==> flow/design.v <==
module ProcessingElement(
  input         clock,
  input         reset,
  input  [7:0]  io_price,
  output [10:0] io_agentIdx,
  output        io_rewardIn_ready,
  input         io_rewardIn_valid,
  input  [7:0]  io_rewardIn_bits_reward,
  input  [10:0] io_rewardIn_bits_idx,
  input         io_rewardIn_bits_last,
  input         io_PEResultOut_ready,
  output        io_PEResultOut_valid,
  output [7:0]  io_PEResultOut_bits_benefit,
  output [7:0]  io_PEResultOut_bits_oldPrice,
  output [10:0] io_PEResultOut_bits_id,
  output        io_PEResultOut_bits_last
);
  reg [7:0] s1_last;  
  reg [7:0] s1_reward;  
  reg [7:0] s1_idx;  
  reg  s1_valid;  
  reg [7:0] s2_price;  
  reg [7:0] s2_idx;  
  reg  s2_last;  
  reg  s2_valid;  
  reg [7:0] s2_reward;  
  reg [7:0] s3_benefit;  
  reg [7:0] s3_oldPrice;  
  reg  s3_valid;  
  reg [7:0] s3_last;  
  reg [7:0] s3_idx;  
  wire  stall = ~io_PEResultOut_ready;  
  wire  fire = io_rewardIn_ready & io_rewardIn_valid;  
  wire [10:0] _GEN_2 = fire ? io_rewardIn_bits_idx : {{3'd0}, s1_idx};  
  wire [8:0] _diff_T = {1'b0,$signed(s2_reward)};  
  wire [8:0] _diff_T_1 = {1'b0,$signed(s2_price)};  
  wire [8:0] diff = $signed(_diff_T) - $signed(_diff_T_1);  
  wire [10:0] _GEN_9 = ~stall ? _GEN_2 : {{3'd0}, s1_idx};  
  wire [7:0] _GEN_14 = ~stall ? s1_last : {{7'd0}, s2_last};  
  assign io_agentIdx = stall ? {3'd0, s1_idx} : io_rewardIn_bits_idx;
  assign io_rewardIn_ready = ~stall;  
  assign io_PEResultOut_valid = s3_valid;  
  assign io_PEResultOut_bits_benefit = s3_benefit;  
  assign io_PEResultOut_bits_oldPrice = s3_oldPrice;  
  assign io_PEResultOut_bits_id = {{3'd0}, s3_idx};  
  assign io_PEResultOut_bits_last = s3_last[0];  
  always @(posedge clock) begin
    if (reset) begin  
      s1_last <= 8'h0;  
    end else if (~stall) begin  
      if (fire) begin  
        s1_last <= {{7'd0}, io_rewardIn_bits_last};  
      end
    end
    if (reset) begin  
      s1_reward <= 8'h0;  
    end else if (~stall) begin  
      if (fire) begin  
        s1_reward <= io_rewardIn_bits_reward;  
      end
    end
    if (reset) begin  
      s1_idx <= 8'h0;  
    end else begin
      s1_idx <= _GEN_9[7:0];
    end
    if (reset) begin  
      s1_valid <= 1'h0;  
    end else if (~stall) begin  
      s1_valid <= fire;  
    end
    if (reset) begin  
      s2_price <= 8'h0;  
    end else if (~stall) begin  
      s2_price <= io_price;  
    end
    if (reset) begin  
      s2_idx <= 8'h0;  
    end else if (~stall) begin  
      s2_idx <= s1_idx;  
    end
    if (reset) begin  
      s2_last <= 1'h0;  
    end else begin
      s2_last <= _GEN_14[0];
    end
    if (reset) begin  
      s2_valid <= 1'h0;  
    end else if (~stall) begin  
      s2_valid <= s1_valid;  
    end
    if (reset) begin  
      s2_reward <= 8'h0;  
    end else if (~stall) begin  
      s2_reward <= s1_reward;  
    end
    if (reset) begin  
      s3_benefit <= 8'h0;  
    end else if (~stall) begin  
      if (diff[8]) begin  
        s3_benefit <= 8'h0;
      end else begin
        s3_benefit <= diff[7:0];
      end
    end
    if (reset) begin  
      s3_oldPrice <= 8'h0;  
    end else if (~stall) begin  
      s3_oldPrice <= s2_price;  
    end
    if (reset) begin  
      s3_valid <= 1'h0;  
    end else if (~stall) begin  
      s3_valid <= s2_valid;  
    end
    if (reset) begin  
      s3_last <= 8'h0;  
    end else if (~stall) begin  
      s3_last <= {{7'd0}, s2_last};  
    end
    if (reset) begin  
      s3_idx <= 8'h0;  
    end else if (~stall) begin  
      s3_idx <= s2_idx;  
    end
  end
endmodule
module SearchTask(
  input         clock,
  input         reset,
  output        io_benefitIn_0_ready,
  input         io_benefitIn_0_valid,
  input  [7:0]  io_benefitIn_0_bits_benefit,
  input  [7:0]  io_benefitIn_0_bits_oldPrice,
  input  [10:0] io_benefitIn_0_bits_id,
  input         io_benefitIn_0_bits_last,
  output        io_benefitIn_1_ready,
  input         io_benefitIn_1_valid,
  input  [7:0]  io_benefitIn_1_bits_benefit,
  input  [7:0]  io_benefitIn_1_bits_oldPrice,
  input  [10:0] io_benefitIn_1_bits_id,
  output        io_benefitIn_2_ready,
  input         io_benefitIn_2_valid,
  input  [7:0]  io_benefitIn_2_bits_benefit,
  input  [7:0]  io_benefitIn_2_bits_oldPrice,
  input  [10:0] io_benefitIn_2_bits_id,
  output        io_benefitIn_3_ready,
  input         io_benefitIn_3_valid,
  input  [7:0]  io_benefitIn_3_bits_benefit,
  input  [7:0]  io_benefitIn_3_bits_oldPrice,
  input  [10:0] io_benefitIn_3_bits_id,
  output        io_benefitIn_4_ready,
  input         io_benefitIn_4_valid,
  input  [7:0]  io_benefitIn_4_bits_benefit,
  input  [7:0]  io_benefitIn_4_bits_oldPrice,
  input  [10:0] io_benefitIn_4_bits_id,
  output        io_benefitIn_5_ready,
  input         io_benefitIn_5_valid,
  input  [7:0]  io_benefitIn_5_bits_benefit,
  input  [7:0]  io_benefitIn_5_bits_oldPrice,
  input  [10:0] io_benefitIn_5_bits_id,
  output        io_benefitIn_6_ready,
  input         io_benefitIn_6_valid,
  input  [7:0]  io_benefitIn_6_bits_benefit,
  input  [7:0]  io_benefitIn_6_bits_oldPrice,
  input  [10:0] io_benefitIn_6_bits_id,
  output        io_benefitIn_7_ready,
  input         io_benefitIn_7_valid,
  input  [7:0]  io_benefitIn_7_bits_benefit,
  input  [7:0]  io_benefitIn_7_bits_oldPrice,
  input  [10:0] io_benefitIn_7_bits_id,
  input         io_resultOut_ready,
  output        io_resultOut_valid,
  output [10:0] io_resultOut_bits_winner,
  output [7:0]  io_resultOut_bits_bid
);
  reg  s_valid_0;  
  reg  s_valid_1;  
  reg  s_valid_2;  
  reg  s_valid_3;  
  reg  s_last_0;  
  reg  s_last_1;  
  reg  s_last_2;  
  reg  s_last_3;  
  reg [7:0] compRegs_0_0_benefit;  
  reg [10:0] compRegs_0_0_id;  
  reg [7:0] compRegs_0_0_runningBid;  
  reg [7:0] compRegs_0_0_oldPrice;  
  reg [7:0] compRegs_0_1_benefit;  
  reg [10:0] compRegs_0_1_id;  
  reg [7:0] compRegs_0_1_runningBid;  
  reg [7:0] compRegs_0_1_oldPrice;  
  reg [7:0] compRegs_0_2_benefit;  
  reg [10:0] compRegs_0_2_id;  
  reg [7:0] compRegs_0_2_runningBid;  
  reg [7:0] compRegs_0_2_oldPrice;  
  reg [7:0] compRegs_0_3_benefit;  
  reg [10:0] compRegs_0_3_id;  
  reg [7:0] compRegs_0_3_runningBid;  
  reg [7:0] compRegs_0_3_oldPrice;  
  reg [7:0] compRegs_0_4_benefit;  
  reg [10:0] compRegs_0_4_id;  
  reg [7:0] compRegs_0_4_runningBid;  
  reg [7:0] compRegs_0_4_oldPrice;  
  reg [7:0] compRegs_0_5_benefit;  
  reg [10:0] compRegs_0_5_id;  
  reg [7:0] compRegs_0_5_runningBid;  
  reg [7:0] compRegs_0_5_oldPrice;  
  reg [7:0] compRegs_0_6_benefit;  
  reg [10:0] compRegs_0_6_id;  
  reg [7:0] compRegs_0_6_runningBid;  
  reg [7:0] compRegs_0_6_oldPrice;  
  reg [7:0] compRegs_0_7_benefit;  
  reg [10:0] compRegs_0_7_id;  
  reg [7:0] compRegs_0_7_runningBid;  
  reg [7:0] compRegs_0_7_oldPrice;  
  reg [7:0] compRegs_1_0_benefit;  
  reg [10:0] compRegs_1_0_id;  
  reg [7:0] compRegs_1_0_runningBid;  
  reg [7:0] compRegs_1_0_oldPrice;  
  reg [7:0] compRegs_1_1_benefit;  
  reg [10:0] compRegs_1_1_id;  
  reg [7:0] compRegs_1_1_runningBid;  
  reg [7:0] compRegs_1_1_oldPrice;  
  reg [7:0] compRegs_1_2_benefit;  
  reg [10:0] compRegs_1_2_id;  
  reg [7:0] compRegs_1_2_runningBid;  
  reg [7:0] compRegs_1_2_oldPrice;  
  reg [7:0] compRegs_1_3_benefit;  
  reg [10:0] compRegs_1_3_id;  
  reg [7:0] compRegs_1_3_runningBid;  
  reg [7:0] compRegs_1_3_oldPrice;  
  reg [7:0] compRegs_2_0_benefit;  
  reg [10:0] compRegs_2_0_id;  
  reg [7:0] compRegs_2_0_runningBid;  
  reg [7:0] compRegs_2_0_oldPrice;  
  reg [7:0] compRegs_2_1_benefit;  
  reg [10:0] compRegs_2_1_id;  
  reg [7:0] compRegs_2_1_runningBid;  
  reg [7:0] compRegs_2_1_oldPrice;  
  reg [7:0] compRegs_3_0_benefit;  
  reg [10:0] compRegs_3_0_id;  
  reg [7:0] compRegs_3_0_runningBid;  
  reg [7:0] compRegs_3_0_oldPrice;  
  reg [7:0] slast_runningWinner_benefit;  
  reg [10:0] slast_runningWinner_id;  
  reg [7:0] slast_runningWinner_runningBid;  
  reg [7:0] slast_runningWinner_oldPrice;  
  reg  slast_valid;  
  reg  slast_last;  
  wire  stall = ~io_resultOut_ready & slast_valid;  
  wire  _fire_T = io_benefitIn_0_ready & io_benefitIn_0_valid;  
  wire  _fire_T_1 = io_benefitIn_1_ready & io_benefitIn_1_valid;  
  wire  _fire_T_2 = io_benefitIn_2_ready & io_benefitIn_2_valid;  
  wire  _fire_T_3 = io_benefitIn_3_ready & io_benefitIn_3_valid;  
  wire  _fire_T_4 = io_benefitIn_4_ready & io_benefitIn_4_valid;  
  wire  _fire_T_5 = io_benefitIn_5_ready & io_benefitIn_5_valid;  
  wire  _fire_T_6 = io_benefitIn_6_ready & io_benefitIn_6_valid;  
  wire  _fire_T_7 = io_benefitIn_7_ready & io_benefitIn_7_valid;  
  wire  fire = _fire_T | _fire_T_1 | _fire_T_2 | _fire_T_3 | _fire_T_4 | _fire_T_5 | _fire_T_6 | _fire_T_7;  
  wire [7:0] hypoBid = compRegs_0_0_benefit - compRegs_0_1_benefit;  
  wire [7:0] hypoBid_1 = compRegs_0_1_benefit - compRegs_0_0_benefit;  
  wire [7:0] hypoBid_2 = compRegs_0_2_benefit - compRegs_0_3_benefit;  
  wire [7:0] hypoBid_3 = compRegs_0_3_benefit - compRegs_0_2_benefit;  
  wire [7:0] hypoBid_4 = compRegs_0_4_benefit - compRegs_0_5_benefit;  
  wire [7:0] hypoBid_5 = compRegs_0_5_benefit - compRegs_0_4_benefit;  
  wire [7:0] hypoBid_6 = compRegs_0_6_benefit - compRegs_0_7_benefit;  
  wire [7:0] hypoBid_7 = compRegs_0_7_benefit - compRegs_0_6_benefit;  
  wire [7:0] hypoBid_8 = compRegs_1_0_benefit - compRegs_1_1_benefit;  
  wire [7:0] hypoBid_9 = compRegs_1_1_benefit - compRegs_1_0_benefit;  
  wire [7:0] hypoBid_10 = compRegs_1_2_benefit - compRegs_1_3_benefit;  
  wire [7:0] hypoBid_11 = compRegs_1_3_benefit - compRegs_1_2_benefit;  
  wire [7:0] hypoBid_12 = compRegs_2_0_benefit - compRegs_2_1_benefit;  
  wire [7:0] hypoBid_13 = compRegs_2_1_benefit - compRegs_2_0_benefit;  
  wire [7:0] hypoBid_14 = compRegs_3_0_benefit - slast_runningWinner_benefit;  
  wire [7:0] _slast_runningWinner_runningBid_T_1 = hypoBid_14 < compRegs_3_0_runningBid ? hypoBid_14 :
    compRegs_3_0_runningBid;  
  wire [7:0] hypoBid_15 = slast_runningWinner_benefit - compRegs_3_0_benefit;  
  wire [7:0] _slast_runningWinner_runningBid_T_3 = hypoBid_15 < slast_runningWinner_runningBid ? hypoBid_15 :
    slast_runningWinner_runningBid;  
  wire [7:0] _io_resultOut_bits_bid_T_1 = slast_runningWinner_oldPrice + 8'h1;  
  wire [7:0] _io_resultOut_bits_bid_T_3 = slast_runningWinner_runningBid + slast_runningWinner_oldPrice;  
  wire [7:0] _GEN_152 = slast_runningWinner_benefit == 8'h0 ? 8'h0 : _io_resultOut_bits_bid_T_3;  
  assign io_benefitIn_0_ready = ~stall;  
  assign io_benefitIn_1_ready = ~stall;  
  assign io_benefitIn_2_ready = ~stall;  
  assign io_benefitIn_3_ready = ~stall;  
  assign io_benefitIn_4_ready = ~stall;  
  assign io_benefitIn_5_ready = ~stall;  
  assign io_benefitIn_6_ready = ~stall;  
  assign io_benefitIn_7_ready = ~stall;  
  assign io_resultOut_valid = slast_valid & slast_last;  
  assign io_resultOut_bits_winner = slast_runningWinner_id;  
  assign io_resultOut_bits_bid = slast_runningWinner_runningBid == 8'h0 & slast_runningWinner_benefit > 8'h0 ?
    _io_resultOut_bits_bid_T_1 : _GEN_152;  
  always @(posedge clock) begin
    if (reset) begin  
      s_valid_0 <= 1'h0;  
    end else if (~stall) begin  
      s_valid_0 <= fire;  
    end
    if (reset) begin  
      s_valid_1 <= 1'h0;  
    end else if (~stall) begin  
      s_valid_1 <= s_valid_0;  
    end
    if (reset) begin  
      s_valid_2 <= 1'h0;  
    end else if (~stall) begin  
      s_valid_2 <= s_valid_1;  
    end
    if (reset) begin  
      s_valid_3 <= 1'h0;  
    end else if (~stall) begin  
      s_valid_3 <= s_valid_2;  
    end
    if (reset) begin  
      s_last_0 <= 1'h0;  
    end else if (~stall) begin  
      if (fire) begin  
        s_last_0 <= io_benefitIn_0_bits_last;  
      end
    end
    if (reset) begin  
      s_last_1 <= 1'h0;  
    end else if (~stall) begin  
      s_last_1 <= s_last_0;  
    end
    if (reset) begin  
      s_last_2 <= 1'h0;  
    end else if (~stall) begin  
      s_last_2 <= s_last_1;  
    end
    if (reset) begin  
      s_last_3 <= 1'h0;  
    end else if (~stall) begin  
      s_last_3 <= s_last_2;  
    end
    if (reset) begin  
      compRegs_0_0_benefit <= 8'h0;  
    end else if (~stall) begin  
      if (fire) begin  
        if (_fire_T) begin  
          compRegs_0_0_benefit <= io_benefitIn_0_bits_benefit;  
        end else begin
          compRegs_0_0_benefit <= 8'h0;  
        end
      end
    end
    if (reset) begin  
      compRegs_0_0_id <= 11'h0;  
    end else if (~stall) begin  
      if (fire) begin  
        compRegs_0_0_id <= io_benefitIn_0_bits_id;  
      end
    end
    if (reset) begin  
      compRegs_0_0_runningBid <= 8'h0;  
    end else if (~stall) begin  
      if (fire) begin  
        compRegs_0_0_runningBid <= 8'hff;  
      end
    end
    if (reset) begin  
      compRegs_0_0_oldPrice <= 8'h0;  
    end else if (~stall) begin  
      if (fire) begin  
        compRegs_0_0_oldPrice <= io_benefitIn_0_bits_oldPrice;  
      end
    end
    if (reset) begin  
      compRegs_0_1_benefit <= 8'h0;  
    end else if (~stall) begin  
      if (fire) begin  
        if (_fire_T_1) begin  
          compRegs_0_1_benefit <= io_benefitIn_1_bits_benefit;  
        end else begin
          compRegs_0_1_benefit <= 8'h0;  
        end
      end
    end
    if (reset) begin  
      compRegs_0_1_id <= 11'h0;  
    end else if (~stall) begin  
      if (fire) begin  
        compRegs_0_1_id <= io_benefitIn_1_bits_id;  
      end
    end
    if (reset) begin  
      compRegs_0_1_runningBid <= 8'h0;  
    end else if (~stall) begin  
      if (fire) begin  
        compRegs_0_1_runningBid <= 8'hff;  
      end
    end
    if (reset) begin  
      compRegs_0_1_oldPrice <= 8'h0;  
    end else if (~stall) begin  
      if (fire) begin  
        compRegs_0_1_oldPrice <= io_benefitIn_1_bits_oldPrice;  
      end
    end
    if (reset) begin  
      compRegs_0_2_benefit <= 8'h0;  
    end else if (~stall) begin  
      if (fire) begin  
        if (_fire_T_2) begin  
          compRegs_0_2_benefit <= io_benefitIn_2_bits_benefit;  
        end else begin
          compRegs_0_2_benefit <= 8'h0;  
        end
      end
    end
    if (reset) begin  
      compRegs_0_2_id <= 11'h0;  
    end else if (~stall) begin  
      if (fire) begin  
        compRegs_0_2_id <= io_benefitIn_2_bits_id;  
      end
    end
    if (reset) begin  
      compRegs_0_2_runningBid <= 8'h0;  
    end else if (~stall) begin  
      if (fire) begin  
        compRegs_0_2_runningBid <= 8'hff;  
      end
    end
    if (reset) begin  
      compRegs_0_2_oldPrice <= 8'h0;  
    end else if (~stall) begin  
      if (fire) begin  
        compRegs_0_2_oldPrice <= io_benefitIn_2_bits_oldPrice;  
      end
    end
    if (reset) begin  
      compRegs_0_3_benefit <= 8'h0;  
    end else if (~stall) begin  
      if (fire) begin  
        if (_fire_T_3) begin  
          compRegs_0_3_benefit <= io_benefitIn_3_bits_benefit;  
        end else begin
          compRegs_0_3_benefit <= 8'h0;  
        end
      end
    end
    if (reset) begin  
      compRegs_0_3_id <= 11'h0;  
    end else if (~stall) begin  
      if (fire) begin  
        compRegs_0_3_id <= io_benefitIn_3_bits_id;  
      end
    end
    if (reset) begin  
      compRegs_0_3_runningBid <= 8'h0;  
    end else if (~stall) begin  
      if (fire) begin  
        compRegs_0_3_runningBid <= 8'hff;  
      end
    end
    if (reset) begin  
      compRegs_0_3_oldPrice <= 8'h0;  
    end else if (~stall) begin  
      if (fire) begin  
        compRegs_0_3_oldPrice <= io_benefitIn_3_bits_oldPrice;  
      end
    end
    if (reset) begin  
      compRegs_0_4_benefit <= 8'h0;  
    end else if (~stall) begin  
      if (fire) begin  
        if (_fire_T_4) begin  
          compRegs_0_4_benefit <= io_benefitIn_4_bits_benefit;  
        end else begin
          compRegs_0_4_benefit <= 8'h0;  
        end
      end
    end
    if (reset) begin  
      compRegs_0_4_id <= 11'h0;  
    end else if (~stall) begin  
      if (fire) begin  
        compRegs_0_4_id <= io_benefitIn_4_bits_id;  
      end
    end
    if (reset) begin  
      compRegs_0_4_runningBid <= 8'h0;  
    end else if (~stall) begin  
      if (fire) begin  
        compRegs_0_4_runningBid <= 8'hff;  
      end
    end
    if (reset) begin  
      compRegs_0_4_oldPrice <= 8'h0;  
    end else if (~stall) begin  
      if (fire) begin  
        compRegs_0_4_oldPrice <= io_benefitIn_4_bits_oldPrice;  
      end
    end
    if (reset) begin  
      compRegs_0_5_benefit <= 8'h0;  
    end else if (~stall) begin  
      if (fire) begin  
        if (_fire_T_5) begin  
          compRegs_0_5_benefit <= io_benefitIn_5_bits_benefit;  
        end else begin
          compRegs_0_5_benefit <= 8'h0;  
        end
      end
    end
    if (reset) begin  
      compRegs_0_5_id <= 11'h0;  
    end else if (~stall) begin  
      if (fire) begin  
        compRegs_0_5_id <= io_benefitIn_5_bits_id;  
      end
    end
    if (reset) begin  
      compRegs_0_5_runningBid <= 8'h0;  
    end else if (~stall) begin  
      if (fire) begin  
        compRegs_0_5_runningBid <= 8'hff;  
      end
    end
    if (reset) begin  
      compRegs_0_5_oldPrice <= 8'h0;  
    end else if (~stall) begin  
      if (fire) begin  
        compRegs_0_5_oldPrice <= io_benefitIn_5_bits_oldPrice;  
      end
    end
    if (reset) begin  
      compRegs_0_6_benefit <= 8'h0;  
    end else if (~stall) begin  
      if (fire) begin  
        if (_fire_T_6) begin  
          compRegs_0_6_benefit <= io_benefitIn_6_bits_benefit;  
        end else begin
          compRegs_0_6_benefit <= 8'h0;  
        end
      end
    end
    if (reset) begin  
      compRegs_0_6_id <= 11'h0;  
    end else if (~stall) begin  
      if (fire) begin  
        compRegs_0_6_id <= io_benefitIn_6_bits_id;  
      end
    end
    if (reset) begin  
      compRegs_0_6_runningBid <= 8'h0;  
    end else if (~stall) begin  
      if (fire) begin  
        compRegs_0_6_runningBid <= 8'hff;  
      end
    end
    if (reset) begin  
      compRegs_0_6_oldPrice <= 8'h0;  
    end else if (~stall) begin  
      if (fire) begin  
        compRegs_0_6_oldPrice <= io_benefitIn_6_bits_oldPrice;  
      end
    end
    if (reset) begin  
      compRegs_0_7_benefit <= 8'h0;  
    end else if (~stall) begin  
      if (fire) begin  
        if (_fire_T_7) begin  
          compRegs_0_7_benefit <= io_benefitIn_7_bits_benefit;  
        end else begin
          compRegs_0_7_benefit <= 8'h0;  
        end
      end
    end
    if (reset) begin  
      compRegs_0_7_id <= 11'h0;  
    end else if (~stall) begin  
      if (fire) begin  
        compRegs_0_7_id <= io_benefitIn_7_bits_id;  
      end
    end
    if (reset) begin  
      compRegs_0_7_runningBid <= 8'h0;  
    end else if (~stall) begin  
      if (fire) begin  
        compRegs_0_7_runningBid <= 8'hff;  
      end
    end
    if (reset) begin  
      compRegs_0_7_oldPrice <= 8'h0;  
    end else if (~stall) begin  
      if (fire) begin  
        compRegs_0_7_oldPrice <= io_benefitIn_7_bits_oldPrice;  
      end
    end
    if (reset) begin  
      compRegs_1_0_benefit <= 8'h0;  
    end else if (~stall) begin  
      if (compRegs_0_0_benefit >= compRegs_0_1_benefit) begin  
        compRegs_1_0_benefit <= compRegs_0_0_benefit;  
      end else begin
        compRegs_1_0_benefit <= compRegs_0_1_benefit;  
      end
    end
    if (reset) begin  
      compRegs_1_0_id <= 11'h0;  
    end else if (~stall) begin  
      if (compRegs_0_0_benefit >= compRegs_0_1_benefit) begin  
        compRegs_1_0_id <= compRegs_0_0_id;  
      end else begin
        compRegs_1_0_id <= compRegs_0_1_id;  
      end
    end
    if (reset) begin  
      compRegs_1_0_runningBid <= 8'h0;  
    end else if (~stall) begin  
      if (compRegs_0_0_benefit >= compRegs_0_1_benefit) begin  
        if (hypoBid < compRegs_0_0_runningBid) begin  
          compRegs_1_0_runningBid <= hypoBid;
        end else begin
          compRegs_1_0_runningBid <= compRegs_0_0_runningBid;
        end
      end else if (hypoBid_1 < compRegs_0_1_runningBid) begin  
        compRegs_1_0_runningBid <= hypoBid_1;
      end else begin
        compRegs_1_0_runningBid <= compRegs_0_1_runningBid;
      end
    end
    if (reset) begin  
      compRegs_1_0_oldPrice <= 8'h0;  
    end else if (~stall) begin  
      if (compRegs_0_0_benefit >= compRegs_0_1_benefit) begin  
        compRegs_1_0_oldPrice <= compRegs_0_0_oldPrice;  
      end else begin
        compRegs_1_0_oldPrice <= compRegs_0_1_oldPrice;  
      end
    end
    if (reset) begin  
      compRegs_1_1_benefit <= 8'h0;  
    end else if (~stall) begin  
      if (compRegs_0_2_benefit >= compRegs_0_3_benefit) begin  
        compRegs_1_1_benefit <= compRegs_0_2_benefit;  
      end else begin
        compRegs_1_1_benefit <= compRegs_0_3_benefit;  
      end
    end
    if (reset) begin  
      compRegs_1_1_id <= 11'h0;  
    end else if (~stall) begin  
      if (compRegs_0_2_benefit >= compRegs_0_3_benefit) begin  
        compRegs_1_1_id <= compRegs_0_2_id;  
      end else begin
        compRegs_1_1_id <= compRegs_0_3_id;  
      end
    end
    if (reset) begin  
      compRegs_1_1_runningBid <= 8'h0;  
    end else if (~stall) begin  
      if (compRegs_0_2_benefit >= compRegs_0_3_benefit) begin  
        if (hypoBid_2 < compRegs_0_2_runningBid) begin  
          compRegs_1_1_runningBid <= hypoBid_2;
        end else begin
          compRegs_1_1_runningBid <= compRegs_0_2_runningBid;
        end
      end else if (hypoBid_3 < compRegs_0_3_runningBid) begin  
        compRegs_1_1_runningBid <= hypoBid_3;
      end else begin
        compRegs_1_1_runningBid <= compRegs_0_3_runningBid;
      end
    end
    if (reset) begin  
      compRegs_1_1_oldPrice <= 8'h0;  
    end else if (~stall) begin  
      if (compRegs_0_2_benefit >= compRegs_0_3_benefit) begin  
        compRegs_1_1_oldPrice <= compRegs_0_2_oldPrice;  
      end else begin
        compRegs_1_1_oldPrice <= compRegs_0_3_oldPrice;  
      end
    end
    if (reset) begin  
      compRegs_1_2_benefit <= 8'h0;  
    end else if (~stall) begin  
      if (compRegs_0_4_benefit >= compRegs_0_5_benefit) begin  
        compRegs_1_2_benefit <= compRegs_0_4_benefit;  
      end else begin
        compRegs_1_2_benefit <= compRegs_0_5_benefit;  
      end
    end
    if (reset) begin  
      compRegs_1_2_id <= 11'h0;  
    end else if (~stall) begin  
      if (compRegs_0_4_benefit >= compRegs_0_5_benefit) begin  
        compRegs_1_2_id <= compRegs_0_4_id;  
      end else begin
        compRegs_1_2_id <= compRegs_0_5_id;  
      end
    end
    if (reset) begin  
      compRegs_1_2_runningBid <= 8'h0;  
    end else if (~stall) begin  
      if (compRegs_0_4_benefit >= compRegs_0_5_benefit) begin  
        if (hypoBid_4 < compRegs_0_4_runningBid) begin  
          compRegs_1_2_runningBid <= hypoBid_4;
        end else begin
          compRegs_1_2_runningBid <= compRegs_0_4_runningBid;
        end
      end else if (hypoBid_5 < compRegs_0_5_runningBid) begin  
        compRegs_1_2_runningBid <= hypoBid_5;
      end else begin
        compRegs_1_2_runningBid <= compRegs_0_5_runningBid;
      end
    end
    if (reset) begin  
      compRegs_1_2_oldPrice <= 8'h0;  
    end else if (~stall) begin  
      if (compRegs_0_4_benefit >= compRegs_0_5_benefit) begin  
        compRegs_1_2_oldPrice <= compRegs_0_4_oldPrice;  
      end else begin
        compRegs_1_2_oldPrice <= compRegs_0_5_oldPrice;  
      end
    end
    if (reset) begin  
      compRegs_1_3_benefit <= 8'h0;  
    end else if (~stall) begin  
      if (compRegs_0_6_benefit >= compRegs_0_7_benefit) begin  
        compRegs_1_3_benefit <= compRegs_0_6_benefit;  
      end else begin
        compRegs_1_3_benefit <= compRegs_0_7_benefit;  
      end
    end
    if (reset) begin  
      compRegs_1_3_id <= 11'h0;  
    end else if (~stall) begin  
      if (compRegs_0_6_benefit >= compRegs_0_7_benefit) begin  
        compRegs_1_3_id <= compRegs_0_6_id;  
      end else begin
        compRegs_1_3_id <= compRegs_0_7_id;  
      end
    end
    if (reset) begin  
      compRegs_1_3_runningBid <= 8'h0;  
    end else if (~stall) begin  
      if (compRegs_0_6_benefit >= compRegs_0_7_benefit) begin  
        if (hypoBid_6 < compRegs_0_6_runningBid) begin  
          compRegs_1_3_runningBid <= hypoBid_6;
        end else begin
          compRegs_1_3_runningBid <= compRegs_0_6_runningBid;
        end
      end else if (hypoBid_7 < compRegs_0_7_runningBid) begin  
        compRegs_1_3_runningBid <= hypoBid_7;
      end else begin
        compRegs_1_3_runningBid <= compRegs_0_7_runningBid;
      end
    end
    if (reset) begin  
      compRegs_1_3_oldPrice <= 8'h0;  
    end else if (~stall) begin  
      if (compRegs_0_6_benefit >= compRegs_0_7_benefit) begin  
        compRegs_1_3_oldPrice <= compRegs_0_6_oldPrice;  
      end else begin
        compRegs_1_3_oldPrice <= compRegs_0_7_oldPrice;  
      end
    end
    if (reset) begin  
      compRegs_2_0_benefit <= 8'h0;  
    end else if (~stall) begin  
      if (compRegs_1_0_benefit >= compRegs_1_1_benefit) begin  
        compRegs_2_0_benefit <= compRegs_1_0_benefit;  
      end else begin
        compRegs_2_0_benefit <= compRegs_1_1_benefit;  
      end
    end
    if (reset) begin  
      compRegs_2_0_id <= 11'h0;  
    end else if (~stall) begin  
      if (compRegs_1_0_benefit >= compRegs_1_1_benefit) begin  
        compRegs_2_0_id <= compRegs_1_0_id;  
      end else begin
        compRegs_2_0_id <= compRegs_1_1_id;  
      end
    end
    if (reset) begin  
      compRegs_2_0_runningBid <= 8'h0;  
    end else if (~stall) begin  
      if (compRegs_1_0_benefit >= compRegs_1_1_benefit) begin  
        if (hypoBid_8 < compRegs_1_0_runningBid) begin  
          compRegs_2_0_runningBid <= hypoBid_8;
        end else begin
          compRegs_2_0_runningBid <= compRegs_1_0_runningBid;
        end
      end else if (hypoBid_9 < compRegs_1_1_runningBid) begin  
        compRegs_2_0_runningBid <= hypoBid_9;
      end else begin
        compRegs_2_0_runningBid <= compRegs_1_1_runningBid;
      end
    end
    if (reset) begin  
      compRegs_2_0_oldPrice <= 8'h0;  
    end else if (~stall) begin  
      if (compRegs_1_0_benefit >= compRegs_1_1_benefit) begin  
        compRegs_2_0_oldPrice <= compRegs_1_0_oldPrice;  
      end else begin
        compRegs_2_0_oldPrice <= compRegs_1_1_oldPrice;  
      end
    end
    if (reset) begin  
      compRegs_2_1_benefit <= 8'h0;  
    end else if (~stall) begin  
      if (compRegs_1_2_benefit >= compRegs_1_3_benefit) begin  
        compRegs_2_1_benefit <= compRegs_1_2_benefit;  
      end else begin
        compRegs_2_1_benefit <= compRegs_1_3_benefit;  
      end
    end
    if (reset) begin  
      compRegs_2_1_id <= 11'h0;  
    end else if (~stall) begin  
      if (compRegs_1_2_benefit >= compRegs_1_3_benefit) begin  
        compRegs_2_1_id <= compRegs_1_2_id;  
      end else begin
        compRegs_2_1_id <= compRegs_1_3_id;  
      end
    end
    if (reset) begin  
      compRegs_2_1_runningBid <= 8'h0;  
    end else if (~stall) begin  
      if (compRegs_1_2_benefit >= compRegs_1_3_benefit) begin  
        if (hypoBid_10 < compRegs_1_2_runningBid) begin  
          compRegs_2_1_runningBid <= hypoBid_10;
        end else begin
          compRegs_2_1_runningBid <= compRegs_1_2_runningBid;
        end
      end else if (hypoBid_11 < compRegs_1_3_runningBid) begin  
        compRegs_2_1_runningBid <= hypoBid_11;
      end else begin
        compRegs_2_1_runningBid <= compRegs_1_3_runningBid;
      end
    end
    if (reset) begin  
      compRegs_2_1_oldPrice <= 8'h0;  
    end else if (~stall) begin  
      if (compRegs_1_2_benefit >= compRegs_1_3_benefit) begin  
        compRegs_2_1_oldPrice <= compRegs_1_2_oldPrice;  
      end else begin
        compRegs_2_1_oldPrice <= compRegs_1_3_oldPrice;  
      end
    end
    if (reset) begin  
      compRegs_3_0_benefit <= 8'h0;  
    end else if (~stall) begin  
      if (compRegs_2_0_benefit >= compRegs_2_1_benefit) begin  
        compRegs_3_0_benefit <= compRegs_2_0_benefit;  
      end else begin
        compRegs_3_0_benefit <= compRegs_2_1_benefit;  
      end
    end
    if (reset) begin  
      compRegs_3_0_id <= 11'h0;  
    end else if (~stall) begin  
      if (compRegs_2_0_benefit >= compRegs_2_1_benefit) begin  
        compRegs_3_0_id <= compRegs_2_0_id;  
      end else begin
        compRegs_3_0_id <= compRegs_2_1_id;  
      end
    end
    if (reset) begin  
      compRegs_3_0_runningBid <= 8'h0;  
    end else if (~stall) begin  
      if (compRegs_2_0_benefit >= compRegs_2_1_benefit) begin  
        if (hypoBid_12 < compRegs_2_0_runningBid) begin  
          compRegs_3_0_runningBid <= hypoBid_12;
        end else begin
          compRegs_3_0_runningBid <= compRegs_2_0_runningBid;
        end
      end else if (hypoBid_13 < compRegs_2_1_runningBid) begin  
        compRegs_3_0_runningBid <= hypoBid_13;
      end else begin
        compRegs_3_0_runningBid <= compRegs_2_1_runningBid;
      end
    end
    if (reset) begin  
      compRegs_3_0_oldPrice <= 8'h0;  
    end else if (~stall) begin  
      if (compRegs_2_0_benefit >= compRegs_2_1_benefit) begin  
        compRegs_3_0_oldPrice <= compRegs_2_0_oldPrice;  
      end else begin
        compRegs_3_0_oldPrice <= compRegs_2_1_oldPrice;  
      end
    end
    if (reset) begin  
      slast_runningWinner_benefit <= 8'h0;  
    end else if (~stall) begin  
      if (slast_last | ~slast_valid) begin  
        slast_runningWinner_benefit <= compRegs_3_0_benefit;  
      end else if (compRegs_3_0_benefit > slast_runningWinner_benefit) begin  
        slast_runningWinner_benefit <= compRegs_3_0_benefit;  
      end
    end
    if (reset) begin  
      slast_runningWinner_id <= 11'h0;  
    end else if (~stall) begin  
      if (slast_last | ~slast_valid) begin  
        slast_runningWinner_id <= compRegs_3_0_id;  
      end else if (compRegs_3_0_benefit > slast_runningWinner_benefit) begin  
        slast_runningWinner_id <= compRegs_3_0_id;  
      end
    end
    if (reset) begin  
      slast_runningWinner_runningBid <= 8'h0;  
    end else if (~stall) begin  
      if (slast_last | ~slast_valid) begin  
        slast_runningWinner_runningBid <= compRegs_3_0_runningBid;  
      end else if (compRegs_3_0_benefit > slast_runningWinner_benefit) begin  
        slast_runningWinner_runningBid <= _slast_runningWinner_runningBid_T_1;  
      end else begin
        slast_runningWinner_runningBid <= _slast_runningWinner_runningBid_T_3;  
      end
    end
    if (reset) begin  
      slast_runningWinner_oldPrice <= 8'h0;  
    end else if (~stall) begin  
      if (slast_last | ~slast_valid) begin  
        slast_runningWinner_oldPrice <= compRegs_3_0_oldPrice;  
      end else if (compRegs_3_0_benefit > slast_runningWinner_benefit) begin  
        slast_runningWinner_oldPrice <= compRegs_3_0_oldPrice;  
      end
    end
    if (reset) begin  
      slast_valid <= 1'h0;  
    end else if (~stall) begin  
      slast_valid <= s_valid_3;  
    end
    if (reset) begin  
      slast_last <= 1'h0;  
    end else if (~stall) begin  
      slast_last <= s_last_3;  
    end
  end
endmodule
module AuctionSearch(
  input         clock,
  input         reset,
  output        io_rewardIn_0_ready,
  input         io_rewardIn_0_valid,
  input  [7:0]  io_rewardIn_0_reward,
  input  [10:0] io_rewardIn_0_idx,
  input         io_rewardIn_0_last,
  output [10:0] io_agentIdx_0,
  input  [7:0]  io_price_0,
  output        io_rewardIn_1_ready,
  input         io_rewardIn_1_valid,
  input  [7:0]  io_rewardIn_1_reward,
  input  [10:0] io_rewardIn_1_idx,
  output [10:0] io_agentIdx_1,
  input  [7:0]  io_price_1,
  output        io_rewardIn_2_ready,
  input         io_rewardIn_2_valid,
  input  [7:0]  io_rewardIn_2_reward,
  input  [10:0] io_rewardIn_2_idx,
  output [10:0] io_agentIdx_2,
  input  [7:0]  io_price_2,
  output        io_rewardIn_3_ready,
  input         io_rewardIn_3_valid,
  input  [7:0]  io_rewardIn_3_reward,
  input  [10:0] io_rewardIn_3_idx,
  output [10:0] io_agentIdx_3,
  input  [7:0]  io_price_3,
  output        io_rewardIn_4_ready,
  input         io_rewardIn_4_valid,
  input  [7:0]  io_rewardIn_4_reward,
  input  [10:0] io_rewardIn_4_idx,
  output [10:0] io_agentIdx_4,
  input  [7:0]  io_price_4,
  output        io_rewardIn_5_ready,
  input         io_rewardIn_5_valid,
  input  [7:0]  io_rewardIn_5_reward,
  input  [10:0] io_rewardIn_5_idx,
  output [10:0] io_agentIdx_5,
  input  [7:0]  io_price_5,
  output        io_rewardIn_6_ready,
  input         io_rewardIn_6_valid,
  input  [7:0]  io_rewardIn_6_reward,
  input  [10:0] io_rewardIn_6_idx,
  output [10:0] io_agentIdx_6,
  input  [7:0]  io_price_6,
  output        io_rewardIn_7_ready,
  input         io_rewardIn_7_valid,
  input  [7:0]  io_rewardIn_7_reward,
  input  [10:0] io_rewardIn_7_idx,
  output [10:0] io_agentIdx_7,
  input  [7:0]  io_price_7,
  input         io_resultOut_ready,
  output        io_resultOut_valid,
  output [10:0] io_resultOut_winner,
  output [7:0]  io_resultOut_bid
);
  wire        pe0_valid;
  wire [7:0]  pe0_benefit;
  wire [7:0]  pe0_oldPrice;
  wire [10:0] pe0_id;
  wire        pe0_last;
  wire        pe0_ready;
  wire        pe1_valid;
  wire [7:0]  pe1_benefit;
  wire [7:0]  pe1_oldPrice;
  wire [10:0] pe1_id;
  wire        pe1_last;
  wire        pe1_ready;
  wire        pe2_valid;
  wire [7:0]  pe2_benefit;
  wire [7:0]  pe2_oldPrice;
  wire [10:0] pe2_id;
  wire        pe2_last;
  wire        pe2_ready;
  wire        pe3_valid;
  wire [7:0]  pe3_benefit;
  wire [7:0]  pe3_oldPrice;
  wire [10:0] pe3_id;
  wire        pe3_last;
  wire        pe3_ready;
  wire        pe4_valid;
  wire [7:0]  pe4_benefit;
  wire [7:0]  pe4_oldPrice;
  wire [10:0] pe4_id;
  wire        pe4_last;
  wire        pe4_ready;
  wire        pe5_valid;
  wire [7:0]  pe5_benefit;
  wire [7:0]  pe5_oldPrice;
  wire [10:0] pe5_id;
  wire        pe5_last;
  wire        pe5_ready;
  wire        pe6_valid;
  wire [7:0]  pe6_benefit;
  wire [7:0]  pe6_oldPrice;
  wire [10:0] pe6_id;
  wire        pe6_last;
  wire        pe6_ready;
  wire        pe7_valid;
  wire [7:0]  pe7_benefit;
  wire [7:0]  pe7_oldPrice;
  wire [10:0] pe7_id;
  wire        pe7_last;
  wire        pe7_ready;
  ProcessingElement pes_0 (
    .clock(clock),
    .reset(reset),
    .io_price(io_price_0),
    .io_agentIdx(io_agentIdx_0),
    .io_rewardIn_ready(io_rewardIn_0_ready),
    .io_rewardIn_valid(io_rewardIn_0_valid),
    .io_rewardIn_bits_reward(io_rewardIn_0_reward),
    .io_rewardIn_bits_idx(io_rewardIn_0_idx),
    .io_rewardIn_bits_last(io_rewardIn_0_last),
    .io_PEResultOut_ready(pe0_ready),
    .io_PEResultOut_valid(pe0_valid),
    .io_PEResultOut_bits_benefit(pe0_benefit),
    .io_PEResultOut_bits_oldPrice(pe0_oldPrice),
    .io_PEResultOut_bits_id(pe0_id),
    .io_PEResultOut_bits_last(pe0_last)
  );
  ProcessingElement pes_1 (
    .clock(clock),
    .reset(reset),
    .io_price(io_price_1),
    .io_agentIdx(io_agentIdx_1),
    .io_rewardIn_ready(io_rewardIn_1_ready),
    .io_rewardIn_valid(io_rewardIn_1_valid),
    .io_rewardIn_bits_reward(io_rewardIn_1_reward),
    .io_rewardIn_bits_idx(io_rewardIn_1_idx),
    .io_rewardIn_bits_last(1'b0),
    .io_PEResultOut_ready(pe1_ready),
    .io_PEResultOut_valid(pe1_valid),
    .io_PEResultOut_bits_benefit(pe1_benefit),
    .io_PEResultOut_bits_oldPrice(pe1_oldPrice),
    .io_PEResultOut_bits_id(pe1_id),
    .io_PEResultOut_bits_last(pe1_last)
  );
  ProcessingElement pes_2 (
    .clock(clock),
    .reset(reset),
    .io_price(io_price_2),
    .io_agentIdx(io_agentIdx_2),
    .io_rewardIn_ready(io_rewardIn_2_ready),
    .io_rewardIn_valid(io_rewardIn_2_valid),
    .io_rewardIn_bits_reward(io_rewardIn_2_reward),
    .io_rewardIn_bits_idx(io_rewardIn_2_idx),
    .io_rewardIn_bits_last(1'b0),
    .io_PEResultOut_ready(pe2_ready),
    .io_PEResultOut_valid(pe2_valid),
    .io_PEResultOut_bits_benefit(pe2_benefit),
    .io_PEResultOut_bits_oldPrice(pe2_oldPrice),
    .io_PEResultOut_bits_id(pe2_id),
    .io_PEResultOut_bits_last(pe2_last)
  );
  ProcessingElement pes_3 (
    .clock(clock),
    .reset(reset),
    .io_price(io_price_3),
    .io_agentIdx(io_agentIdx_3),
    .io_rewardIn_ready(io_rewardIn_3_ready),
    .io_rewardIn_valid(io_rewardIn_3_valid),
    .io_rewardIn_bits_reward(io_rewardIn_3_reward),
    .io_rewardIn_bits_idx(io_rewardIn_3_idx),
    .io_rewardIn_bits_last(1'b0),
    .io_PEResultOut_ready(pe3_ready),
    .io_PEResultOut_valid(pe3_valid),
    .io_PEResultOut_bits_benefit(pe3_benefit),
    .io_PEResultOut_bits_oldPrice(pe3_oldPrice),
    .io_PEResultOut_bits_id(pe3_id),
    .io_PEResultOut_bits_last(pe3_last)
  );
  ProcessingElement pes_4 (
    .clock(clock),
    .reset(reset),
    .io_price(io_price_4),
    .io_agentIdx(io_agentIdx_4),
    .io_rewardIn_ready(io_rewardIn_4_ready),
    .io_rewardIn_valid(io_rewardIn_4_valid),
    .io_rewardIn_bits_reward(io_rewardIn_4_reward),
    .io_rewardIn_bits_idx(io_rewardIn_4_idx),
    .io_rewardIn_bits_last(1'b0),
    .io_PEResultOut_ready(pe4_ready),
    .io_PEResultOut_valid(pe4_valid),
    .io_PEResultOut_bits_benefit(pe4_benefit),
    .io_PEResultOut_bits_oldPrice(pe4_oldPrice),
    .io_PEResultOut_bits_id(pe4_id),
    .io_PEResultOut_bits_last(pe4_last)
  );
  ProcessingElement pes_5 (
    .clock(clock),
    .reset(reset),
    .io_price(io_price_5),
    .io_agentIdx(io_agentIdx_5),
    .io_rewardIn_ready(io_rewardIn_5_ready),
    .io_rewardIn_valid(io_rewardIn_5_valid),
    .io_rewardIn_bits_reward(io_rewardIn_5_reward),
    .io_rewardIn_bits_idx(io_rewardIn_5_idx),
    .io_rewardIn_bits_last(1'b0),
    .io_PEResultOut_ready(pe5_ready),
    .io_PEResultOut_valid(pe5_valid),
    .io_PEResultOut_bits_benefit(pe5_benefit),
    .io_PEResultOut_bits_oldPrice(pe5_oldPrice),
    .io_PEResultOut_bits_id(pe5_id),
    .io_PEResultOut_bits_last(pe5_last)
  );
  ProcessingElement pes_6 (
    .clock(clock),
    .reset(reset),
    .io_price(io_price_6),
    .io_agentIdx(io_agentIdx_6),
    .io_rewardIn_ready(io_rewardIn_6_ready),
    .io_rewardIn_valid(io_rewardIn_6_valid),
    .io_rewardIn_bits_reward(io_rewardIn_6_reward),
    .io_rewardIn_bits_idx(io_rewardIn_6_idx),
    .io_rewardIn_bits_last(1'b0),
    .io_PEResultOut_ready(pe6_ready),
    .io_PEResultOut_valid(pe6_valid),
    .io_PEResultOut_bits_benefit(pe6_benefit),
    .io_PEResultOut_bits_oldPrice(pe6_oldPrice),
    .io_PEResultOut_bits_id(pe6_id),
    .io_PEResultOut_bits_last(pe6_last)
  );
  ProcessingElement pes_7 (
    .clock(clock),
    .reset(reset),
    .io_price(io_price_7),
    .io_agentIdx(io_agentIdx_7),
    .io_rewardIn_ready(io_rewardIn_7_ready),
    .io_rewardIn_valid(io_rewardIn_7_valid),
    .io_rewardIn_bits_reward(io_rewardIn_7_reward),
    .io_rewardIn_bits_idx(io_rewardIn_7_idx),
    .io_rewardIn_bits_last(1'b0),
    .io_PEResultOut_ready(pe7_ready),
    .io_PEResultOut_valid(pe7_valid),
    .io_PEResultOut_bits_benefit(pe7_benefit),
    .io_PEResultOut_bits_oldPrice(pe7_oldPrice),
    .io_PEResultOut_bits_id(pe7_id),
    .io_PEResultOut_bits_last(pe7_last)
  );
  SearchTask search (
    .clock(clock),
    .reset(reset),
    .io_benefitIn_0_ready(pe0_ready),
    .io_benefitIn_0_valid(pe0_valid),
    .io_benefitIn_0_bits_benefit(pe0_benefit),
    .io_benefitIn_0_bits_oldPrice(pe0_oldPrice),
    .io_benefitIn_0_bits_id(pe0_id),
    .io_benefitIn_0_bits_last(pe0_last),
    .io_benefitIn_1_ready(pe1_ready),
    .io_benefitIn_1_valid(pe1_valid),
    .io_benefitIn_1_bits_benefit(pe1_benefit),
    .io_benefitIn_1_bits_oldPrice(pe1_oldPrice),
    .io_benefitIn_1_bits_id(pe1_id),
    .io_benefitIn_2_ready(pe2_ready),
    .io_benefitIn_2_valid(pe2_valid),
    .io_benefitIn_2_bits_benefit(pe2_benefit),
    .io_benefitIn_2_bits_oldPrice(pe2_oldPrice),
    .io_benefitIn_2_bits_id(pe2_id),
    .io_benefitIn_3_ready(pe3_ready),
    .io_benefitIn_3_valid(pe3_valid),
    .io_benefitIn_3_bits_benefit(pe3_benefit),
    .io_benefitIn_3_bits_oldPrice(pe3_oldPrice),
    .io_benefitIn_3_bits_id(pe3_id),
    .io_benefitIn_4_ready(pe4_ready),
    .io_benefitIn_4_valid(pe4_valid),
    .io_benefitIn_4_bits_benefit(pe4_benefit),
    .io_benefitIn_4_bits_oldPrice(pe4_oldPrice),
    .io_benefitIn_4_bits_id(pe4_id),
    .io_benefitIn_5_ready(pe5_ready),
    .io_benefitIn_5_valid(pe5_valid),
    .io_benefitIn_5_bits_benefit(pe5_benefit),
    .io_benefitIn_5_bits_oldPrice(pe5_oldPrice),
    .io_benefitIn_5_bits_id(pe5_id),
    .io_benefitIn_6_ready(pe6_ready),
    .io_benefitIn_6_valid(pe6_valid),
    .io_benefitIn_6_bits_benefit(pe6_benefit),
    .io_benefitIn_6_bits_oldPrice(pe6_oldPrice),
    .io_benefitIn_6_bits_id(pe6_id),
    .io_benefitIn_7_ready(pe7_ready),
    .io_benefitIn_7_valid(pe7_valid),
    .io_benefitIn_7_bits_benefit(pe7_benefit),
    .io_benefitIn_7_bits_oldPrice(pe7_oldPrice),
    .io_benefitIn_7_bits_id(pe7_id),
    .io_resultOut_ready(io_resultOut_ready),
    .io_resultOut_valid(io_resultOut_valid),
    .io_resultOut_bits_winner(io_resultOut_winner),
    .io_resultOut_bits_bid(io_resultOut_bid)
  );
endmodule
Memo
Re: synthesis data of AuctionSearch

## Reports on AuctionSearch

Module AuctionSearch before and after one edit of its RTL, step after step.
"before" refers to lines of the RTL above, "after" to lines of the edited file.
"change" is "after" less "before", of the values as shown; "rel. change" is that difference over "before", in percent.
Operators: Yosys type, input widths -> output width; for muxes data width and select width s.
Library cell names are shortened.
Not given: n/a

- Design top: AuctionSearch
- Clock port: clock
- Cell library: sky130hd
- Timing corner: tt_025C_1v80

## Diff

Unified diff, file above to edited file.
A script made this edit. It changes what the design does and was not meant as an optimisation.

```diff
@@ -270,5 +270,5 @@
   wire [7:0] hypoBid_9 = compRegs_1_1_benefit - compRegs_1_0_benefit;  
   wire [7:0] hypoBid_10 = compRegs_1_2_benefit - compRegs_1_3_benefit;  
-  wire [7:0] hypoBid_11 = compRegs_1_3_benefit - compRegs_1_2_benefit;  
+  wire [7:0] hypoBid_11 = compRegs_1_3_benefit + compRegs_1_2_benefit;  
   wire [7:0] hypoBid_12 = compRegs_2_0_benefit - compRegs_2_1_benefit;  
   wire [7:0] hypoBid_13 = compRegs_2_1_benefit - compRegs_2_0_benefit;  
```

## After elaboration

Counts by Yosys on the flattened word-level netlist (proc, flatten, opt, wreduce; memories kept). Register bits leave out memories and registers merged into their read ports (data or address). Print and check cells are left out. Cells with the same type and inputs are merged into one.

Operators by class:

| what | before | after | change | rel. change (%) |
|---|---|---|---|---|
| order comparisons | 25 | 25 | 0 | 0.00 |
| bitwise operators | 30 | 30 | 0 | 0.00 |
| $add $sub $neg | 26 | 26 | 0 | 0.00 |
| muxes and demuxes | 78 | 78 | 0 | 0.00 |
| reductions and logical operators | 15 | 15 | 0 | 0.00 |

Operators with widths:

| kind | before | after | change | rel. change (%) |
|---|---|---|---|---|
| $sub 8x8->8 | 16 | 15 | -1 | -6.25 |
| $add 8x8->8 | 1 | 2 | +1 | +100.00 |

Operator kinds equal on both sides are left out: 15.

Bit counts:

| what | before | after | change | rel. change (%) |
|---|---|---|---|---|
| elaborated cells | 332 | 332 | 0 | 0.00 |
| output and inout bits | 116 | 116 | 0 | 0.00 |
| bits in registers | 1022 | 1022 | 0 | 0.00 |

## Logic depth

Depth = most cells in a row (Yosys ltp): at word level without a register or memory, in the mapped netlist without a sequential cell, where the memories' decode and read muxes count.

Depth:

| what | before | after | change | rel. change (%) |
|---|---|---|---|---|
| depth after elaboration | 12 | 12 | 0 | 0.00 |
| ABC_AREA | 0 | 0 | n/a | n/a |
| depth in mapped cells | 17 | 18 | +1 | +5.88 |
| gate-level depth less buffers | 16 | 17 | +1 | +6.25 |

## After synthesis

Yosys stat after the flow's synthesis: flattened, memories mapped to cells. It holds for the ABC_AREA given above (unset counts as 0); a run with the other value may have another netlist.

Mapped netlist:

| what | before | after | change | rel. change (%) |
|---|---|---|---|---|
| mapped flip-flops | 998 | 998 | 0 | 0.00 |
| cell area after synthesis (µm²) | 48308.8 | 48272.5 | -36.3 | -0.08 |
| standard cells after synthesis | 6125 | 6179 | +54 | +0.88 |
| buffer cells | 407 | 410 | +3 | +0.74 |

Cells by type:

| cell type | before | after | change | rel. change (%) |
|---|---|---|---|---|
| a21oi_1 | 865 | 948 | +83 | +9.60 |
| nor2b_1 | 54 | 27 | -27 | -50.00 |
| nand2_1 | 1579 | 1605 | +26 | +1.65 |
| a221oi_1 | 33 | 10 | -23 | -69.70 |
| a2111oi_0 | 13 | 33 | +20 | +153.85 |
| or3_1 | 5 | 25 | +20 | +400.00 |
| a32o_1 | 18 | 0 | -18 | -100.00 |
| a22oi_1 | 90 | 74 | -16 | -17.78 |
| nor3_1 | 27 | 12 | -15 | -55.56 |
| mux2i_1 | 163 | 149 | -14 | -8.59 |
| nor2_1 | 415 | 428 | +13 | +3.13 |
| o22ai_1 | 18 | 6 | -12 | -66.67 |
| clkbuf_1 | 340 | 351 | +11 | +3.24 |
| or4_1 | 10 | 0 | -10 | -100.00 |
| nand4_1 | 16 | 7 | -9 | -56.25 |
| o211ai_1 | 15 | 24 | +9 | +60.00 |
| and4_1 | 3 | 12 | +9 | +300.00 |
| o21ai_0 | 87 | 95 | +8 | +9.20 |

Cell types equal on both sides are left out: 15.
The list need not be complete.
The figures by module come from a second, unflattened synthesis with its own total; it is not the netlist above.

Unflattened totals:

| what | before | after | change | rel. change (%) |
|---|---|---|---|---|
| cells (unflattened synthesis) | 5985 | 6036 | +51 | +0.85 |
| area total of the unflattened synthesis (µm²) | 52845.7 | 52942.0 | +96.3 | +0.18 |

Rows give one instance, submodules left out.

By module, before:

| module | area (µm²) | cells | times used |
|---|---|---|---|
| SearchTask | 28608.7 | 3440 | 1 |
| ProcessingElement | 3029.2 | 318 | 8 |
| AuctionSearch | 3.8 | 1 | 1 |

By module, after:

| module | area (µm²) | cells | times used |
|---|---|---|---|
| SearchTask | 28705.0 | 3491 | 1 |
| ProcessingElement | 3029.2 | 318 | 8 |
| AuctionSearch | 3.8 | 1 | 1 |

## Timing after synthesis

OpenSTA on the mapped netlist: ideal clock, no wires. The path of least setup slack (recovery checks aside). Input and output delay are each 20% of the period. Register names are those of the netlist, which keeps one name where synthesis merged equal registers.

Timing post-synthesis:

| what | before | after | change | rel. change (%) |
|---|---|---|---|---|
| path type | reg-to-reg | reg-to-reg | n/a | n/a |
| start | register (name not given) | register search.compRegs_0_5_benefit[1] | n/a | n/a |
| end | register search.compRegs_1_2_runningBid[0] | register search.compRegs_1_2_runningBid[0] | n/a | n/a |
| buffers on the path | 1 | 2 | +1 | +100.00 |
| arrival (ns) | 3.681 | 3.490 | -0.191 | -5.19 |
| driving pins on the path | 10 | 19 | +9 | +90.00 |
| data required time (ns) | 3.883 | 3.877 | -0.006 | -0.15 |
| clock period (ns) | 4.0 | 4.0 | 0.0 | 0.00 |
| time at the first pin (ns) | 0.000 | 0.000 | 0.000 | n/a |
| delay of the path (ns) | 3.798 | 3.613 | -0.185 | -4.87 |
| setup slack (ns) | 0.202 | 0.387 | +0.185 | n/a |
| period reached after synthesis (ns) | 3.798 | 3.613 | -0.185 | -4.87 |

"delay of the path" = arrival - input delay + setup time.
"driving pins on the path" counts driving pins, that of a launching flip-flop among them; a cell with two outputs on the path counts twice.
"period reached after synthesis" is the clock period less the worst setup slack; recovery checks do not enter. This is arithmetic on one report: input and output delays are still those of the set period (20% each).
The rows between start and end are the longest chain of elaborated cells between them; the timing report does not say that the signal goes this way. Where chains are equally long, one stands for them.
A line is the first line of the expression or statement that the cell stems from. Yosys adds cells for indexed reads and writes and turns some case tables into memories.
A register here has more assigning lines than the two given.

Between the ends, post-synthesis, before:
- Cell sequence: dfxtp_1 > buf_2 > clkinv_1 > ha_1 > a2111oi_0 > nand2_1 > o22ai_1 > mux2i_1 > mux2i_1 > a22o_1
- Length of the longest elaborated chain: 3

Ends and longest elaborated chain, post-synthesis, before:

| what | RTL line | text |
|---|---|---|
| $lt 8x8->1 | 706 | `end else if (hypoBid_5 < compRegs_0_5_runningBid) begin` |
| $mux 8 | 706 |  |
| $mux 8 | 700 | `if (compRegs_0_4_benefit >= compRegs_0_5_benefit) begin` |
| to (assign) | 702 | `compRegs_1_2_runningBid <= hypoBid_4;` |
| to (assign) | 704 | `compRegs_1_2_runningBid <= compRegs_0_4_runningBid;` |
| to (decl) | 227 | `reg [7:0] compRegs_1_2_runningBid;` |

Between the ends, post-synthesis, after:
- Cell sequence: dfxtp_1 > inv_1 > ha_1 > nor2b_1 > o21ai_0 > a21boi_0 > o21a_1 > or3_1 > and2_1 > ha_1 > and4_1 > nand2_1 > o211a_1 > clkbuf_1 > nor2_1 > or3_1 > buf_2 > o221ai_1 > a21oi_1
- Length of the longest elaborated chain: 4

Ends and longest elaborated chain, post-synthesis, after:

| what | RTL line | text |
|---|---|---|
| from (decl) | 205 | `reg [7:0] compRegs_0_5_benefit;` |
| from (assign) | 500 | `compRegs_0_5_benefit <= 8'h0;` |
| from (assign) | 504 | `compRegs_0_5_benefit <= io_benefitIn_5_bits_benefit;` |
| $sub 8x8->8 | 266 | `wire [7:0] hypoBid_5 = compRegs_0_5_benefit - compRegs_0_4_benefit;` |
| $lt 8x8->1 | 706 | `end else if (hypoBid_5 < compRegs_0_5_runningBid) begin` |
| $mux 8 | 706 |  |
| $mux 8 | 700 | `if (compRegs_0_4_benefit >= compRegs_0_5_benefit) begin` |
| to (assign) | 702 | `compRegs_1_2_runningBid <= hypoBid_4;` |
| to (assign) | 704 | `compRegs_1_2_runningBid <= compRegs_0_4_runningBid;` |
| to (decl) | 227 | `reg [7:0] compRegs_1_2_runningBid;` |

## Worst path after layout

From the final timing report of the runs of pair 1: the path of least setup slack in the routed layout; clock arrival at registers is part of the times.

Timing after layout:

| what | before | after | change | rel. change (%) |
|---|---|---|---|---|
| path type | reg-to-output | reg-to-reg | n/a | n/a |
| start | register search.slast_runningWinner_runningBid[4] | register search.compRegs_0_3_benefit[0] | n/a | n/a |
| end | output io_resultOut_bid[3] | register search.compRegs_1_1_runningBid[3] | n/a | n/a |
| setup slack (ns) | 0.23 | 0.21 | -0.02 | n/a |
| data required time (ns) | 3.04 | 4.38 | +1.34 | +44.08 |
| arrival (ns) | 2.81 | 4.17 | +1.36 | +48.40 |
| time at the first pin (ns) | 0.69 | 0.69 | 0.00 | 0.00 |
| buffers on the path | 2 | 1 | -1 | -50.00 |
| clock period (ns) | 3.8 | 3.8 | 0.0 | 0.00 |
| driving pins on the path | 7 | 19 | +12 | +171.43 |

The rows between start and end are the longest chain of elaborated cells between them; the timing report does not say that the signal goes this way. Where chains are equally long, one stands for them.
A register here has more assigning lines than the two given.

Between the ends, after layout, before:
- Cell sequence: dfxtp_1 > or4_1 > nor2_1 > buf_4 > nor2_1 > a211oi_1 > clkdlybuf4s50_1
- Length of the longest elaborated chain: 3

Ends and longest elaborated chain, after layout, before:

| what | RTL line | text |
|---|---|---|
| from (decl) | 247 | `reg [7:0] slast_runningWinner_runningBid;` |
| from (assign) | 911 | `slast_runningWinner_runningBid <= compRegs_3_0_runningBid;` |
| from (assign) | 913 | `slast_runningWinner_runningBid <= _slast_runningWinner_runningBid_T_1;` |
| $logic_not 8->1 | 294 | `assign io_resultOut_bits_bid = slast_runningWinner_runningBid == 8'h0 & slast_runningWinner_benefit > 8'h0 ?` |
| $and 1x1->1 | 294 |  |
| $mux 8 | 294 |  |
| to (decl) | 994 | `output [7:0]  io_resultOut_bid` |

Between the ends, after layout, after:
- Cell sequence: dfxtp_1 > inv_1 > ha_1 > inv_1 > fa_1 > a21o_1 > a21oi_2 > o21bai_1 > a21oi_1 > xnor2_1 > ha_1 > and4_1 > nand2_1 > o221ai_1 > a21oi_1 > o211ai_1 > buf_4 > a21oi_1 > a2111oi_0
- Length of the longest elaborated chain: 4

Ends and longest elaborated chain, after layout, after:

| what | RTL line | text |
|---|---|---|
| from (decl) | 197 | `reg [7:0] compRegs_0_3_benefit;` |
| from (assign) | 436 | `compRegs_0_3_benefit <= 8'h0;` |
| from (assign) | 440 | `compRegs_0_3_benefit <= io_benefitIn_3_bits_benefit;` |
| $sub 8x8->8 | 264 | `wire [7:0] hypoBid_3 = compRegs_0_3_benefit - compRegs_0_2_benefit;` |
| $lt 8x8->1 | 664 | `end else if (hypoBid_3 < compRegs_0_3_runningBid) begin` |
| $mux 8 | 664 |  |
| $mux 8 | 658 | `if (compRegs_0_2_benefit >= compRegs_0_3_benefit) begin` |
| to (assign) | 660 | `compRegs_1_1_runningBid <= hypoBid_2;` |
| to (assign) | 662 | `compRegs_1_1_runningBid <= compRegs_0_2_runningBid;` |
| to (decl) | 223 | `reg [7:0] compRegs_1_1_runningBid;` |

## Flow runs

Runs of the flow (Yosys, OpenROAD) on both versions; the two runs of a pair have the same settings. The constraints put input and output delay at 20% of the set period each and load the outputs with 0.01 pF.

Flow settings, pair 1:
- CORE_UTILIZATION: 40
- PLACE_DENSITY: 0.6
- period_ns: 3.8
- CAP_MARGIN: 20
- CORE_MARGIN: 2
- SLEW_MARGIN: 20

Final reports, pair 1:

| what | before | after | change | rel. change (%) |
|---|---|---|---|---|
| total power after layout (µW) | 24874 | 24636 | -238 | -0.96 |
| setup slack of the worst path (ns) | 0.228 | 0.206 | -0.022 | n/a |
| standard-cell area of the final layout (µm²) | 57289.9 | 57015.9 | -274.0 | -0.48 |
| worst hold slack in the final report (ns) | 0.446 | 0.423 | -0.023 | n/a |
| Yosys chip area after synthesis (µm²) | 48308.8 | 48272.5 | -36.3 | -0.08 |
| die footprint (µm²) | 123566.0 | 123475.0 | -91.0 | -0.07 |

"total power after layout" is the tool's figure for a default switching activity; nothing was simulated.
